==> flow/design.v <==
module ex2_1 (
	      input 		 clk, rst, validi,
	      input [31:0] 	 data_in,
	      output logic 	 valido, 
	      output logic [31:0] data_out
	      );
   enum 			 {S0, S1, S2} state, next;
   logic [31:0]  		 a1, a2, a3;
   logic [31:0]			 counter;
   always_ff @(posedge clk or posedge rst) begin
      if (rst) begin
	 data_out <= 32'b0;
	 valido <= 1'b0;
	 state = S0;
	 counter = 0;
	 a1 = 0;
	 a2 = 0;
	 a3 = 0;
      end
      else begin
	 case (state)
	   S0: begin
	      if (validi) 
		  	begin
		  		a1 = data_in;
		  		a2 += data_in;
		  		a3 *= data_in;
		  		data_out <= a2;
		 		if(counter > 2 && (counter % 3 == 0)) 
					begin
	 	 				valido <= 1'b1;
		 			end
		 		next = S1;
		 		counter += 1;
		  	end
		  else 
		  	begin
		 		next = S0;
		 		counter = 0;
				valido <= 1'b0;
	      	end
	   end
	   S1: begin
	      if (validi) 
		  	begin
		 		a1 *= data_in;
		 		a2 = data_in;
		 		a3 += data_in;
		 		data_out <= a3;
		 		if(counter > 2 && (counter % 3 == 1)) 
					begin
	 	 				valido <= 1'b1;
		 			end
		 		next = S2;
		 		counter += 1;
			end	      
		  else 
		  	begin
				next = S0;
				counter = 0;
				valido <= 1'b0;
		  	end
	   end
	   S2: begin
	      if (validi) 
		  	begin
		 		a1 += data_in;
		 		a2 *= data_in;
		 		a3 = data_in;
		 		data_out <= a1;
		 		if(counter % 3 == 2) 
					begin
		 				valido <= 1'b1;
		  			end
	      		next = S0;
		  		counter += 1;
			end
		  else 
		  	begin
				next = S0;
		 		counter = 0;
				valido <= 1'b0;
			end
	   end
	 endcase
	 state = next;
      end
   end
endmodule
From RTL to reports: ex2_1
The steps from the RTL of ex2_1 to its reports follow in flow order.
Line numbers count from 1 in the design file above.
Operators carry their Yosys type and port widths (W data, S select, Z words).
{ "setup": {"top_module": "ex2_1", "clock": "clk", "library": "sky130hd", "pvt_corner": "tt_025C_1v80"} }

After elaboration
Yosys after proc, flatten, opt, wreduce and memory -nomap, before mapping. Memory bits, and registers merged into a memory's read port (data or address), are not among the register bits. Print and check cells are not counted.
{ "bits": {"output_inout_bits": 33, "word_cells": 58, "regBits": 225} }
{ "op_classes": {"eq_ne": 10, "n_cmp": 1, "n_div": 1, "n_mul": 3, "n_mux": 23, "reduce_and_logical": 8, "addsub": 4} }
{ "op_table": {"columns": ["operator", "count"], "rows": [
  ["$mul A32 B32 Y32", 3],
  ["$pmux W32 S3", 5],
  ["$mux W32", 9],
  ["$add A32 B32 Y32", 3],
  ["$eq A32 B1 Y1 const B", 2],
  ["$mod A32 B2 Y32 const B", 1],
  ["$eq A32 B2 Y1 const B", 2],
  ["$logic_not A32 Y1", 2],
  ["$add A32 B1 Y32 const B", 1],
  ["$gt A32 B2 Y1 const B", 1],
  ["$ne A3 B3 Y1 const B", 3],
  ["$reduce_and A4 Y1", 2],
  ["$mux W1", 7],
  ["$ne A2 B2 Y1 const B", 3],
  ["$reduce_bool A3 Y1", 1],
  ["$reduce_or A3 Y1", 1],
  ["$pmux W1 S3", 1],
  ["$logic_and A1 B1 Y1", 2],
  ["$mux W2", 1]
]} }

Logic depth
Yosys ltp: most cells in a row. Word level: on the elaborated netlist, between registers, memories and ports. Mapped: between sequential cells and ports; inverters and the memories' decode and read muxes count.
{ "depth": {"ltp_word": 6, "ABC_AREA": 0, "mapped_depth": 41} }

Synthesis result
The flow's flattened synthesis, as Yosys stat reports it; memories are mapped. The netlist is that of the ABC_AREA named above (0 if unset); the other value can give another one.
{ "synth_totals": {"mapped_area_um2": 60366.6, "cell_count": 7265, "buffers": 436, "ffs": 165} }
{ "by_type": {"columns": ["cell_type", "count", "area_total_um2"], "rows": [
  ["sky130_fd_sc_hd__fa_1", 1227, 2.46E+04],
  ["sky130_fd_sc_hd__ha_1", 471, 5.89E+03],
  ["sky130_fd_sc_hd__inv_1", 1567, 5.88E+03],
  ["sky130_fd_sc_hd__nand2_1", 1451, 5.45E+03],
  ["sky130_fd_sc_hd__dfrtp_1", 163, 4.08E+03],
  ["sky130_fd_sc_hd__xnor2_1", 285, 2.5E+03],
  ["sky130_fd_sc_hd__and2_1", 396, 2.48E+03],
  ["sky130_fd_sc_hd__clkbuf_1", 404, 1.52E+03],
  ["sky130_fd_sc_hd__o21ai_0", 229, 1.15E+03],
  ["sky130_fd_sc_hd__a21oi_1", 214, 1.07E+03],
  ["sky130_fd_sc_hd__nor2_1", 175, 656.88],
  ["sky130_fd_sc_hd__xor2_1", 65, 569.296],
  ["sky130_fd_sc_hd__nand3_1", 60, 300.288],
  ["sky130_fd_sc_hd__o31ai_1", 39, 292.781],
  ["sky130_fd_sc_hd__a21o_1", 37, 277.766],
  ["sky130_fd_sc_hd__o21bai_1", 33, 247.738],
  ["sky130_fd_sc_hd__a221oi_1", 24, 210.202],
  ["sky130_fd_sc_hd__nor3_1", 39, 195.187]
]} }
Other cell types: 84; their cells: 386.

Timing after synthesis
Path of least setup slack by OpenSTA after synthesis, without wires, with an ideal clock, recovery checks aside; 20% of the period is set as input and as output delay. Where synthesis merged equal registers, the netlist keeps one of their names.
{ "synth_timing": {"path_kind": "input-to-reg", "start": "input data_in[2]", "end": "register a2[31]", "launch_ps": 2000, "path_buffers": 3, "in_delay_ps": 2000, "slack_ps": -676, "clock_period_ps": 10000, "delay_ps": 8676, "path_stages": 41, "t_arrival_ps": 10551, "period_less_setup_slack_ps": 10676} }
"delay_ps" = arrival - input delay + setup time.
"path_stages": output pins that drive a net of the path, with the launching flip-flop's if there is one; two outputs of one cell count as two.
"period_less_setup_slack_ps" = period - worst setup slack (recovery checks aside). The figure is calculated, with input and output delays left at 20% of the set period.
Between the ends stands the longest chain of elaborated cells between them, by number of cells; it is not shown to be the way that was timed. Of several equally long chains one is given.
Each line given opens the expression or statement behind the cell; cells for indexed reads and writes are added by Yosys, which also makes memories of some case tables.
{ "synth_between": {"cell_sequence": "sky130_fd_sc_hd__clkbuf_1 > sky130_fd_sc_hd__clkbuf_1 > sky130_fd_sc_hd__clkbuf_1 > sky130_fd_sc_hd__nand2_1 > sky130_fd_sc_hd__fa_1 > sky130_fd_sc_hd__inv_1 > sky130_fd_sc_hd__fa_1 > sky130_fd_sc_hd__fa_1 > sky130_fd_sc_hd__fa_1 > sky130_fd_sc_hd__ha_1 > sky130_fd_sc_hd__ha_1 > sky130_fd_sc_hd__inv_1 > sky130_fd_sc_hd__fa_1 > sky130_fd_sc_hd__fa_1 > sky130_fd_sc_hd__inv_1 > sky130_fd_sc_hd__ha_1 > sky130_fd_sc_hd__inv_1 > sky130_fd_sc_hd__a21oi_1 > [5 not listed] > sky130_fd_sc_hd__a21boi_0 > sky130_fd_sc_hd__o21ai_0 > sky130_fd_sc_hd__a21boi_0 > sky130_fd_sc_hd__o21ai_0 > sky130_fd_sc_hd__a21boi_0 > sky130_fd_sc_hd__o21ai_0 > sky130_fd_sc_hd__a21boi_0 > sky130_fd_sc_hd__o21ai_0 > sky130_fd_sc_hd__a21boi_0 > sky130_fd_sc_hd__o21ai_0 > sky130_fd_sc_hd__a21boi_0 > sky130_fd_sc_hd__o21ai_0 > sky130_fd_sc_hd__a21oi_1 > sky130_fd_sc_hd__o211a_1 > sky130_fd_sc_hd__or3_1 > sky130_fd_sc_hd__a32o_1 > sky130_fd_sc_hd__nand2_1 > sky130_fd_sc_hd__a21oi_1", "elab_chain_len": 3, "cells_between": 5} }
{ "synth_rtl": {"columns": ["item", "line_no", "source"], "rows": [
  ["start, declared", 3, "input [31:0] data_in,"],
  ["$mul A32 B32 Y32", 68, "a2 *= data_in;"],
  ["$mux W32", 65, "if (validi)"],
  ["$pmux W32 S3", 21, "case (state)"],
  ["end, assigned", 17, "a2 = 0;"],
  ["end, assigned", 47, "a2 = data_in;"],
  ["end, declared", 8, "logic [31:0] a1, a2, a3;"]
]} }

Timing after layout
From the final timing report of stored run 1: the path of least setup slack in the routed layout; clock arrival at registers is part of the times.
The report prints the path's times to 10 ps; the period is as set.
{ "layout_timing": {"path_kind": "input-to-reg", "start": "input data_in[3]", "end": "register a1[31]", "t_arrival_ps": 9720, "slack_ps": 450, "clock_period_ps": 9800, "in_delay_ps": 1960, "path_buffers": 3, "path_stages": 39, "launch_ps": 1960} }
Between the ends stands the longest chain of elaborated cells between them, by number of cells; it is not shown to be the way that was timed. Of several equally long chains one is given.
{ "layout_between": {"cell_sequence": "sky130_fd_sc_hd__buf_12 > sky130_fd_sc_hd__buf_12 > sky130_fd_sc_hd__buf_8 > sky130_fd_sc_hd__nand2_1 > sky130_fd_sc_hd__fa_1 > sky130_fd_sc_hd__inv_1 > sky130_fd_sc_hd__fa_1 > sky130_fd_sc_hd__fa_1 > sky130_fd_sc_hd__fa_1 > sky130_fd_sc_hd__ha_1 > sky130_fd_sc_hd__ha_1 > sky130_fd_sc_hd__inv_1 > sky130_fd_sc_hd__fa_1 > sky130_fd_sc_hd__inv_1 > sky130_fd_sc_hd__fa_1 > sky130_fd_sc_hd__ha_1 > sky130_fd_sc_hd__inv_1 > sky130_fd_sc_hd__a21oi_2 > [3 not listed] > sky130_fd_sc_hd__a21boi_2 > sky130_fd_sc_hd__o21ai_2 > sky130_fd_sc_hd__a21boi_2 > sky130_fd_sc_hd__o21ai_2 > sky130_fd_sc_hd__a21boi_2 > sky130_fd_sc_hd__o21ai_2 > sky130_fd_sc_hd__a21boi_2 > sky130_fd_sc_hd__o21ai_2 > sky130_fd_sc_hd__a21boi_2 > sky130_fd_sc_hd__o21ai_2 > sky130_fd_sc_hd__a21boi_2 > sky130_fd_sc_hd__o21a_1 > sky130_fd_sc_hd__nor2_2 > sky130_fd_sc_hd__o21ai_2 > sky130_fd_sc_hd__o41a_1 > sky130_fd_sc_hd__xnor2_1 > sky130_fd_sc_hd__a211oi_1 > sky130_fd_sc_hd__o31ai_1", "elab_chain_len": 3, "cells_between": 5} }
{ "layout_rtl": {"columns": ["item", "line_no", "source"], "rows": [
  ["start, declared", 3, "input [31:0] data_in,"],
  ["$mul A32 B32 Y32", 46, "a1 *= data_in;"],
  ["$mux W32", 44, "if (validi)"],
  ["$pmux W32 S3", 21, "case (state)"],
  ["end, assigned", 16, "a1 = 0;"],
  ["end, assigned", 25, "a1 = data_in;"],
  ["end, declared", 8, "logic [31:0] a1, a2, a3;"]
]} }

Subject: flow runs of ex2_1

Hi,

Top module ex2_1; platform sky130hd; tools Yosys and OpenROAD; 5 stored runs in no particular order. Input and output delays are each 20% of the period that was set; the output load is 0.01 pF.
"period_reached_ps" means the clock period less the worst setup slack. The figure is calculated, with input and output delays left at 20% of the set period.
"worst_setup_path_time_ps" = time allowed to the worst setup path (clock period - input delay - output delay, where it has them) - its slack; a late launch clock adds to it, a late capture clock takes from it.
"worst_setup_path_time_ps" is given in steps of 10 ps.
[
  {
    "run": "stored run 1",
    "settings": { "SETUP_SLACK_MARGIN": 1.69, "period_ns": 9.8, "CAP_MARGIN": 20, "CORE_MARGIN": 2, "CORE_UTILIZATION": 40, "SLEW_MARGIN": 20 },
    "results": { "dieArea_um2": 154041.0, "synthesis_area_um2": 60366.6, "period_reached_ps": 9350, "worst_setup_path_time_ps": 7390, "worstPathKind": "input-to-reg", "timing.setup.tns_ps": 0, "final_setup_ws_ps": 450, "cell_area_final_um2": 69904.5, "layout_utilization_frac": 0.467, "holdWs_ps": 480 }
  },
  {
    "run": "stored run 2",
    "settings": { "CELL_PAD_IN_SITES_DETAIL_PLACEMENT": 0, "CORE_ASPECT_RATIO": 0.63, "CORE_UTILIZATION": 17, "GPL_ROUTABILITY_DRIVEN": 0, "GPL_TIMING_DRIVEN": 0, "PLACE_DENSITY_LB_ADDON": 0.12, "SETUP_SLACK_MARGIN": 0.16, "TNS_END_PERCENT": 70, "period_ns": 9.13, "CAP_MARGIN": 20, "CORE_MARGIN": 2, "SLEW_MARGIN": 20 },
    "results": { "dieArea_um2": 360008.0, "synthesis_area_um2": 60366.6, "period_reached_ps": 10203, "worst_setup_path_time_ps": 8380, "worstPathKind": "input-to-reg", "timing.setup.tns_ps": -11991, "final_setup_ws_ps": -1073, "cell_area_final_um2": 74684.1, "layout_utilization_frac": 0.212, "holdWs_ps": 482 }
  },
  {
    "run": "stored run 3",
    "settings": { "CAP_MARGIN": 35, "CELL_PAD_IN_SITES_GLOBAL_PLACEMENT": 2, "CORE_MARGIN": 9, "CORE_UTILIZATION": 49, "CTS_CLUSTER_SIZE": 27, "GPL_ROUTABILITY_DRIVEN": 0, "GPL_TIMING_DRIVEN": 0, "HOLD_SLACK_MARGIN": 0.02, "PLACE_DENSITY": 0.74, "SLEW_MARGIN": 35, "period_ns": 12.0 },
    "results": { "dieArea_um2": 136157.0, "synthesis_area_um2": 60366.6, "period_reached_ps": 11851, "worst_setup_path_time_ps": 9450, "worstPathKind": "input-to-reg", "timing.setup.tns_ps": 0, "final_setup_ws_ps": 149, "cell_area_final_um2": 64649.5, "layout_utilization_frac": 0.53, "holdWs_ps": 475 }
  },
  {
    "run": "stored run 4",
    "settings": { "CELL_PAD_IN_SITES_GLOBAL_PLACEMENT": 1, "CORE_ASPECT_RATIO": 0.67, "CORE_UTILIZATION": 72, "CTS_CLUSTER_DIAMETER": 373, "CTS_CLUSTER_SIZE": 61, "GPL_TIMING_DRIVEN": 0, "MAX_ROUTING_LAYER": "met5", "MIN_ROUTING_LAYER": "met2", "PLACE_DENSITY_LB_ADDON": 0.09, "TNS_END_PERCENT": 20, "period_ns": 9.73, "CAP_MARGIN": 20, "CORE_MARGIN": 2, "SLEW_MARGIN": 20 },
    "outcome": "no final report: placement broke off with FLW-0024"
  },
  {
    "run": "stored run 5",
    "settings": { "CAP_MARGIN": 30, "GPL_TIMING_DRIVEN": 0, "PLACE_DENSITY_LB_ADDON": 0.02, "SLEW_MARGIN": 15, "period_ns": 12.0, "CORE_MARGIN": 2, "CORE_UTILIZATION": 40 },
    "results": { "dieArea_um2": 154041.0, "synthesis_area_um2": 60366.6, "period_reached_ps": 11720, "worst_setup_path_time_ps": 9320, "worstPathKind": "input-to-reg", "timing.setup.tns_ps": 0, "final_setup_ws_ps": 280, "cell_area_final_um2": 66145.9, "layout_utilization_frac": 0.442, "holdWs_ps": 480 }
  }
]

Regards
